==> flow/design.v <==
module atan
(
    input                       clk         ,
    input                       rst_n       ,
    input                       trig        ,
    output                      vld         ,
    input       signed  [16:0]  para_in     ,
    output  reg signed  [11:0]  atany            
);
reg                     run_latch   ;
reg             [3:0]   cnt         ;
reg     signed  [18:0]  tmp1        ;
reg     signed  [18:0]  tmp2        ;
wire    signed  [19:0]  y0          ;
reg     signed  [19:0]  xr          ;
reg     signed  [19:0]  yr          ;
reg     signed  [19:0]  x2          ;
reg     signed  [19:0]  y2          ;
always @(posedge clk or negedge rst_n)
begin
    if (!rst_n)
        run_latch <= 1'b0;
    else
    begin
        if (trig)
            run_latch <= 1'b1;
        else if (cnt == 4'd9)
            run_latch <= 1'b0;
    end
end
always @(posedge clk or negedge rst_n)
begin
    if (!rst_n)
        cnt <= 4'd0;
    else
    begin
        if (run_latch)
            cnt <= cnt + 4'd1;
        else
            cnt <= 4'd0;
    end
end
assign vld = (cnt == 4'd10);
assign y0 = para_in<<2;
always @(*)
begin
    if (run_latch)
    begin
        case(cnt)
            4'd0:
            begin
                tmp1 = y2>>>1;
                tmp2 = x2>>>1;
            end
            4'd1:
            begin
                tmp1 = y2>>>2;
                tmp2 = x2>>>2;
            end
            4'd2:
            begin
                tmp1 = y2>>>3;
                tmp2 = x2>>>3;
            end
            4'd3:
            begin
                tmp1 = y2>>>4;
                tmp2 = x2>>>4;
            end
            4'd4:
            begin
                tmp1 = y2>>>5;
                tmp2 = x2>>>5;
            end
            4'd5:
            begin
                tmp1 = y2>>>6;
                tmp2 = x2>>>6;
            end
            4'd6:
            begin
                tmp1 = y2>>>7;
                tmp2 = x2>>>7;
            end
            4'd7:
            begin
                tmp1 = y2>>>8;
                tmp2 = x2>>>8;
            end
            4'd8:
            begin
                tmp1 = y2>>>9;
                tmp2 = x2>>>9;
            end
            4'd9:
            begin
                tmp1 = y2>>>10;
                tmp2 = x2>>>10;
            end
            default:     
            begin
                tmp1 = 19'd0;
                tmp2 = 19'd0;
            end
        endcase
    end
    else
    begin
        tmp1 = 19'd0;
        tmp2 = 19'd0;
    end
end
always @(*)
begin
    if (run_latch)
    begin
        if ((x2[19] == y2[19]) | (x2 == 20'd0) | (y2 == 20'd0))
        begin
            xr = x2 + tmp1;
            yr = y2 - tmp2;
        end
        else
        begin
            xr = x2 - tmp1;
            yr = y2 + tmp2;
        end
    end
    else
    begin
        xr = 20'd0;
        yr = 20'd0;
    end
end
always @(posedge clk or negedge rst_n)
begin
    if (!rst_n)
    begin
        x2 <= 20'd0;
        y2 <= 20'd0;
    end
    else
    begin
        if (trig)
        begin
            if (~para_in[16]) 
            begin
                x2 <= 20'd1024 + y0;
                y2 <= y0 - 20'd1024;
            end
            else  
            begin
                x2 <= 20'd1024 - y0;
                y2 <= y0 + 20'd1024;
            end
        end
        else if (run_latch)
        begin
            x2 <= xr;
            y2 <= yr;
        end
    end
end
always @(posedge clk or negedge rst_n)
begin
    if (!rst_n)
        atany <= 12'd0;
    else 
    begin
        if (trig)
        begin
            if (~para_in[16]) 
                atany <= 12'd804;
            else 
                atany <= 12'd3292;
        end
        else if (run_latch)
        begin
            case (cnt)
                4'd0: 
                begin
                    if ((x2[19] == y2[19]) | (x2 == 20'd0) | (y2 == 20'd0))
                        atany <= atany + 12'd475;
                    else
                        atany <= atany - 12'd475;
                end
                4'd1: 
                begin
                    if ((x2[19] == y2[19]) | (x2 == 20'd0) | (y2 == 20'd0)) 
                        atany <= atany + 12'd251;
                    else
                        atany <= atany - 12'd251;
                end
                4'd2: 
                begin
                    if ((x2[19] == y2[19]) | (x2 == 20'd0) | (y2 == 20'd0)) 
                        atany <= atany + 12'd127;
                    else
                        atany <= atany - 12'd127;
                end
                4'd3: 
                begin
                    if ((x2[19] == y2[19]) | (x2 == 20'd0) | (y2 == 20'd0))
                        atany <= atany + 12'd64;
                    else
                        atany <= atany - 12'd64;
                end
                4'd4: 
                begin
                    if ((x2[19] == y2[19]) | (x2 == 20'd0) | (y2 == 20'd0))
                        atany <= atany + 12'd32;
                    else
                        atany <= atany - 12'd32;
                end
                4'd5: 
                begin
                    if ((x2[19] == y2[19]) | (x2 == 20'd0) | (y2 == 20'd0))
                        atany <= atany + 12'd16;
                    else
                        atany <= atany - 12'd16;
                end
                4'd6: 
                begin
                    if ((x2[19] == y2[19]) | (x2 == 20'd0) | (y2 == 20'd0))
                        atany <= atany + 12'd8;
                    else
                        atany <= atany - 12'd8;
                end
                4'd7: 
                begin
                    if ((x2[19] == y2[19]) | (x2 == 20'd0) | (y2 == 20'd0))
                        atany <= atany + 12'd4;
                    else
                        atany <= atany - 12'd4;
                end
                4'd8: 
                begin
                    if ((x2[19] == y2[19]) | (x2 == 20'd0) | (y2 == 20'd0))
                        atany <= atany + 12'd2;
                    else
                        atany <= atany - 12'd2;
                end
                4'd9: 
                begin
                    if ((x2[19] == y2[19]) | (x2 == 20'd0) | (y2 == 20'd0))
                        atany <= atany + 12'd1;
                    else
                        atany <= atany - 12'd1;
                end
            endcase
        end
    end
end
endmodule
# --- Reports on atan ---
# The steps from the RTL of atan to its reports follow in flow order.
# Lines are those of the file above, counted from 1.
# Operators: Yosys type, input widths -> output width; for muxes data width and select width s.
inputs:
  top: "atan"
  clock: "clk"
  cell_library: "sky130hd"
  lib_corner: "tt_025C_1v80"

# --- Elaborated design ---
# Source: Yosys, flattened and elaborated, memories not mapped. Widths are those after wreduce. Registers that Yosys merges into a memory's read port (data or address) are not register bits. Print and check cells do not count. Equal cells are merged and count once.
op_classes:
  n_eq: 11
  add_sub_neg: 28
  n_reduce_logical: 7
  muxes: 29
  logic: 2
ops:
  columns: ["op", "count"]
  rows:
  - ["$pmux 19 s10", 2]
  - ["$mux 20", 8]
  - ["$mux 12", 13]
  - ["$pmux 12 s10", 1]
  - ["$add 20x19->20", 2]
  - ["$sub 20x19->20", 2]
  - ["$logic_not 20->1", 2]
  - ["$mux 19", 2]
  - ["$add 12x7->12 const B", 2]
  - ["$sub 12x7->12 const B", 2]
  - ["$sub 12x19->20 const A", 1]
  - ["$add 19x12->20 const B", 1]
  - ["$sub 19x12->20 const B", 1]
  - ["$eq 4x3->1 const B", 4]
  - ["$add 12x1->12 const B", 1]
  - ["$sub 12x1->12 const B", 1]
  - ["$add 12x2->12 const B", 1]
  - ["$sub 12x2->12 const B", 1]
  - ["$add 12x3->12 const B", 1]
  - ["$sub 12x3->12 const B", 1]
  - ["$add 12x4->12 const B", 1]
  - ["$sub 12x4->12 const B", 1]
  - ["$add 12x5->12 const B", 1]
  - ["$sub 12x5->12 const B", 1]
  - ["$add 12x6->12 const B", 1]
  - ["$sub 12x6->12 const B", 1]
  - ["$add 12x8->12 const B", 1]
  - ["$sub 12x8->12 const B", 1]
# Other operator kinds: 14; their cells: 20.
word_totals:
  wordCells: 82
  out_inout_bits: 13
  reg_bits: 57
  input_bits: 20

# --- Longest topological paths ---
# Depth = most cells in a row (Yosys ltp): at word level without a register or memory, in the mapped netlist without a sequential cell, where the memories' decode and read muxes count.
logic_depth:
  word_depth: 7
  ABC_AREA: 0
  depth_mapped: 25
  ltp_nobuf: 21

# --- Netlist ---
# Yosys stat after the flow's synthesis: flattened, memories mapped to cells. It holds for the ABC_AREA given above (unset counts as 0); a run with the other value may have another netlist.
by_type:
  columns: ["cell_type", "count", "area_total_um2"]
  rows:
  - ["sky130_fd_sc_hd__dfrtp_1", 57, 1.43E+03]
  - ["sky130_fd_sc_hd__ha_1", 69, 863.328]
  - ["sky130_fd_sc_hd__xnor2_1", 68, 595.571]
  - ["sky130_fd_sc_hd__a21oi_1", 117, 585.562]
  - ["sky130_fd_sc_hd__o21ai_0", 102, 510.49]
  - ["sky130_fd_sc_hd__nand2_1", 132, 495.475]
  - ["sky130_fd_sc_hd__nor2_1", 99, 371.606]
  - ["sky130_fd_sc_hd__a22oi_1", 45, 337.824]
  - ["sky130_fd_sc_hd__xor2_1", 35, 306.544]
  - ["sky130_fd_sc_hd__mux2i_1", 29, 290.278]
  - ["sky130_fd_sc_hd__clkbuf_1", 67, 251.491]
  - ["sky130_fd_sc_hd__a21o_1", 32, 240.23]
  - ["sky130_fd_sc_hd__nand3_1", 41, 205.197]
  - ["sky130_fd_sc_hd__inv_1", 49, 183.926]
  - ["sky130_fd_sc_hd__fa_1", 9, 180.173]
  - ["sky130_fd_sc_hd__a211oi_1", 20, 150.144]
  - ["sky130_fd_sc_hd__a221oi_1", 16, 140.134]
  - ["sky130_fd_sc_hd__a222oi_1", 14, 140.134]
# Other cell types: 68; their cells: 392.
mapped:
  cells: 1393
  n_buf: 115
  flip_flops: 57
  seq_area_um2: 1426.4
  yosys_area_um2: 10138.5

# --- Timing after synthesis ---
# Path of least setup slack by OpenSTA after synthesis, without wires, with an ideal clock, recovery checks aside; 20% of the period is set as input and as output delay. Where synthesis merged equal registers, the netlist keeps one of their names.
synth_path:
  path_type: "register to register"
  startpoint: "reg cnt[0]"
  endpoint: "reg x2[18]"
  path_buffers: 4
  clock_period_ps: 6000
  setup_slack_ps: 633
  launch_ps: 0
  t_required_ps: 5870
  stages: 25
  setup_time_ps: 130
  t_arrival_ps: 5237
  path_delay_ps: 5367
  period_less_setup_slack_ps: 5367
# "path_delay_ps" = arrival - input delay + setup time.
# "stages" counts driving pins, that of a launching flip-flop among them; a cell with two outputs on the path counts twice.
# "period_less_setup_slack_ps" is the clock period less the worst setup slack; recovery checks do not enter. This is arithmetic on one report: input and output delays are still those of the set period (20% each).
# The rows between start and end are the longest chain of elaborated cells between them; the timing report does not say that the signal goes this way. Where chains are equally long, one stands for them.
# Each line given opens the expression or statement behind the cell; cells for indexed reads and writes are added by Yosys, which also makes memories of some case tables.
# At most two assigning lines are given for a register; there are more.
synth_between:
  path_cell_list: "sky130_fd_sc_hd__dfrtp_1 -> sky130_fd_sc_hd__ha_1 -> sky130_fd_sc_hd__buf_2 -> sky130_fd_sc_hd__nor4_1 -> sky130_fd_sc_hd__o22ai_1 -> sky130_fd_sc_hd__nand2_1 -> sky130_fd_sc_hd__clkbuf_1 -> sky130_fd_sc_hd__buf_1 -> sky130_fd_sc_hd__nor2_1 -> sky130_fd_sc_hd__inv_1 -> sky130_fd_sc_hd__ha_1 -> sky130_fd_sc_hd__clkbuf_1 -> sky130_fd_sc_hd__nand3_1 -> sky130_fd_sc_hd__o21ai_0 -> sky130_fd_sc_hd__xnor2_1 -> sky130_fd_sc_hd__o21ai_0 -> sky130_fd_sc_hd__ha_1 -> sky130_fd_sc_hd__or3_1 -> sky130_fd_sc_hd__o21ai_0 -> sky130_fd_sc_hd__a2111oi_0 -> sky130_fd_sc_hd__o32a_1 -> sky130_fd_sc_hd__a221o_1 -> sky130_fd_sc_hd__a41oi_1 -> sky130_fd_sc_hd__xor2_1 -> sky130_fd_sc_hd__o21ai_0"
  elab_chain_len: 7
  cone_cells: 17
  cone_classes: "2 x add/sub; 9 x eq/ne; 5 x mux; 1 x reduce/logical"
synth_rtl:
  columns: ["item", "line", "rtl"]
  rows:
  - ["start, declared", 11, "reg             [3:0]   cnt         ;"]
  - ["start, assigned", 34, "cnt <= 4'd0;"]
  - ["start, assigned", 38, "cnt <= cnt + 4'd1;"]
  - ["$eq 4x4->1", 49, "case(cnt)"]
  - ["$pmux 19 s10", 49, null]
  - ["$mux 19", 47, "if (run_latch)"]
  - ["$sub 20x19->20", 124, "xr = x2 - tmp1;"]
  - ["$mux 20", 117, "if ((x2[19] == y2[19]) | (x2 == 20'd0) | (y2 == 20'd0))"]
  - ["$mux 20", 156, "else if (run_latch)"]
  - ["$mux 20", 143, "if (trig)"]
  - ["end, assigned", 147, "x2 <= 20'd1024 + y0;"]
  - ["end, assigned", 152, "x2 <= 20'd1024 - y0;"]
  - ["end, declared", 17, "reg     signed  [19:0]  x2          ;"]

# --- Timing after layout ---
# Path of least setup slack in the final report of entry A (OpenROAD, finished layout, wires in). Where an end is a register, its clock arrival counts in the times.
# The report prints the path's times to 10 ps; the period is as set.
layout_path:
  path_type: "register to register"
  startpoint: "reg cnt[1]"
  endpoint: "reg x2[19]"
  t_arrival_ps: 5100
  clock_period_ps: 4560
  path_buffers: 2
  stages: 21
  setup_slack_ps: -260
  setup_time_ps: 60
  t_required_ps: 4840
  launch_ps: 360
# The rows between start and end are the longest chain of elaborated cells between them; the timing report does not say that the signal goes this way. Where chains are equally long, one stands for them.
# At most two assigning lines are given for a register; there are more.
layout_between:
  path_cell_list: "sky130_fd_sc_hd__dfrtp_1 -> sky130_fd_sc_hd__buf_4 -> sky130_fd_sc_hd__ha_2 -> sky130_fd_sc_hd__a222oi_1 -> sky130_fd_sc_hd__mux2i_1 -> sky130_fd_sc_hd__a222oi_1 -> sky130_fd_sc_hd__nor2_1 -> sky130_fd_sc_hd__inv_1 -> sky130_fd_sc_hd__ha_4 -> sky130_fd_sc_hd__buf_6 -> sky130_fd_sc_hd__nor2_1 -> sky130_fd_sc_hd__xor2_1 -> sky130_fd_sc_hd__ha_1 -> sky130_fd_sc_hd__o21ai_1 -> sky130_fd_sc_hd__nor2_1 -> sky130_fd_sc_hd__o41a_1 -> sky130_fd_sc_hd__a21o_1 -> sky130_fd_sc_hd__o221a_4 -> sky130_fd_sc_hd__a31o_2 -> sky130_fd_sc_hd__or4b_1 -> sky130_fd_sc_hd__nand3_1"
  elab_chain_len: 7
  cone_cells: 17
  cone_classes: "2 x add/sub; 9 x eq/ne; 5 x mux; 1 x reduce/logical"
layout_rtl:
  columns: ["item", "line", "rtl"]
  rows:
  - ["start, declared", 11, "reg             [3:0]   cnt         ;"]
  - ["start, assigned", 34, "cnt <= 4'd0;"]
  - ["start, assigned", 38, "cnt <= cnt + 4'd1;"]
  - ["$eq 4x4->1", 49, "case(cnt)"]
  - ["$pmux 19 s10", 49, null]
  - ["$mux 19", 47, "if (run_latch)"]
  - ["$sub 20x19->20", 124, "xr = x2 - tmp1;"]
  - ["$mux 20", 117, "if ((x2[19] == y2[19]) | (x2 == 20'd0) | (y2 == 20'd0))"]
  - ["$mux 20", 156, "else if (run_latch)"]
  - ["$mux 20", 143, "if (trig)"]
  - ["end, assigned", 147, "x2 <= 20'd1024 + y0;"]
  - ["end, assigned", 152, "x2 <= 20'd1024 - y0;"]
  - ["end, declared", 17, "reg     signed  [19:0]  x2          ;"]

# 6 stored runs of atan in the flow (synthesis by Yosys, layout by OpenROAD, sky130hd cells), in arbitrary order. Constraints: input delay and output delay 20% of the set period each, output load 0.01 pF.
# "achievedPeriod_ps" is the run's clock period less its worst setup slack. It is reckoned from that one timing run; input and output delays stay at 20% of the period that was set.
# "critical_path_time_ps" means the part of the period allowed to the worst setup path (the constraints hold back 20% at inputs and 20% at outputs) less its slack; where the path has registers, the arrival times of their clocks count too.
# "critical_path_time_ps" is given in steps of 10 ps.
runs:
  - name: "entry A"
    settings:
      CORE_UTILIZATION: 40
      period_ns: 4.56
      CAP_MARGIN: 20
      CORE_MARGIN: 2
      SLEW_MARGIN: 20
    results:
      cell_area_final_um2: 13908.3
      ys_area_um2: 10138.5
      timing.setup.ws_ps: -258
      achievedPeriod_ps: 4818
      total_negative_slack_ps: -1046
      final_die_area_um2: 26635.9
      critical_path_time_ps: 4820
      worst_path_kind: "register to register"
  - name: "entry B"
    settings:
      CAP_MARGIN: 0
      CORE_MARGIN: 3
      CORE_UTILIZATION: 58
      CTS_CLUSTER_DIAMETER: 261
      CTS_CLUSTER_SIZE: 73
      PLACE_DENSITY: 0.73
      SETUP_SLACK_MARGIN: 1.08
      period_ns: 9.13
      SLEW_MARGIN: 20
    results:
      cell_area_final_um2: 10675.2
      ys_area_um2: 10138.5
      timing.setup.ws_ps: 3163
      achievedPeriod_ps: 5967
      total_negative_slack_ps: 0
      final_die_area_um2: 19102.0
      critical_path_time_ps: 5970
      worst_path_kind: "register to register"
  - name: "entry C"
    settings:
      CAP_MARGIN: 25
      CORE_ASPECT_RATIO: 0.95
      CORE_UTILIZATION: 39
      CTS_CLUSTER_SIZE: 62
      GPL_ROUTABILITY_DRIVEN: 0
      SETUP_SLACK_MARGIN: 0.24
      period_ns: 4.07
      CORE_MARGIN: 2
      SLEW_MARGIN: 20
    results:
      cell_area_final_um2: 15244.6
      ys_area_um2: 10138.5
      timing.setup.ws_ps: -596
      achievedPeriod_ps: 4666
      total_negative_slack_ps: -7366
      final_die_area_um2: 27302.0
      critical_path_time_ps: 4670
      worst_path_kind: "register to register"
  - name: "entry D"
    settings:
      CORE_UTILIZATION: 58
      CTS_CLUSTER_DIAMETER: 261
      PLACE_DENSITY: 0.73
      SETUP_SLACK_MARGIN: 1.08
      period_ns: 9.13
      CAP_MARGIN: 20
      CORE_MARGIN: 2
      SLEW_MARGIN: 20
    results:
      cell_area_final_um2: 10659.0
      ys_area_um2: 10138.5
      timing.setup.ws_ps: 2854
      achievedPeriod_ps: 6276
      total_negative_slack_ps: 0
      final_die_area_um2: 18553.2
      critical_path_time_ps: 6280
      worst_path_kind: "register to register"
  - name: "entry E"
    settings:
      CAP_MARGIN: 5
      CELL_PAD_IN_SITES_GLOBAL_PLACEMENT: 3
      CORE_UTILIZATION: 39
      CTS_CLUSTER_SIZE: 55
      SETUP_SLACK_MARGIN: 0.23
      period_ns: 3.72
      CORE_MARGIN: 2
      SLEW_MARGIN: 20
    results:
      cell_area_final_um2: 16468.3
      ys_area_um2: 10138.5
      timing.setup.ws_ps: -913
      achievedPeriod_ps: 4633
      total_negative_slack_ps: -20285
      final_die_area_um2: 27302.6
      critical_path_time_ps: 4630
      worst_path_kind: "register to register"
  - name: "entry F"
    settings:
      ABC_AREA: 1
      CELL_PAD_IN_SITES_DETAIL_PLACEMENT: 1
      CELL_PAD_IN_SITES_GLOBAL_PLACEMENT: 0
      CORE_ASPECT_RATIO: 0.64
      CORE_UTILIZATION: 70
      MAX_ROUTING_LAYER: "met5"
      MIN_ROUTING_LAYER: "met1"
      period_ns: 3.88
      CAP_MARGIN: 20
      CORE_MARGIN: 2
      SLEW_MARGIN: 20
    outcome: "incomplete, placement halted on DPL-0033"
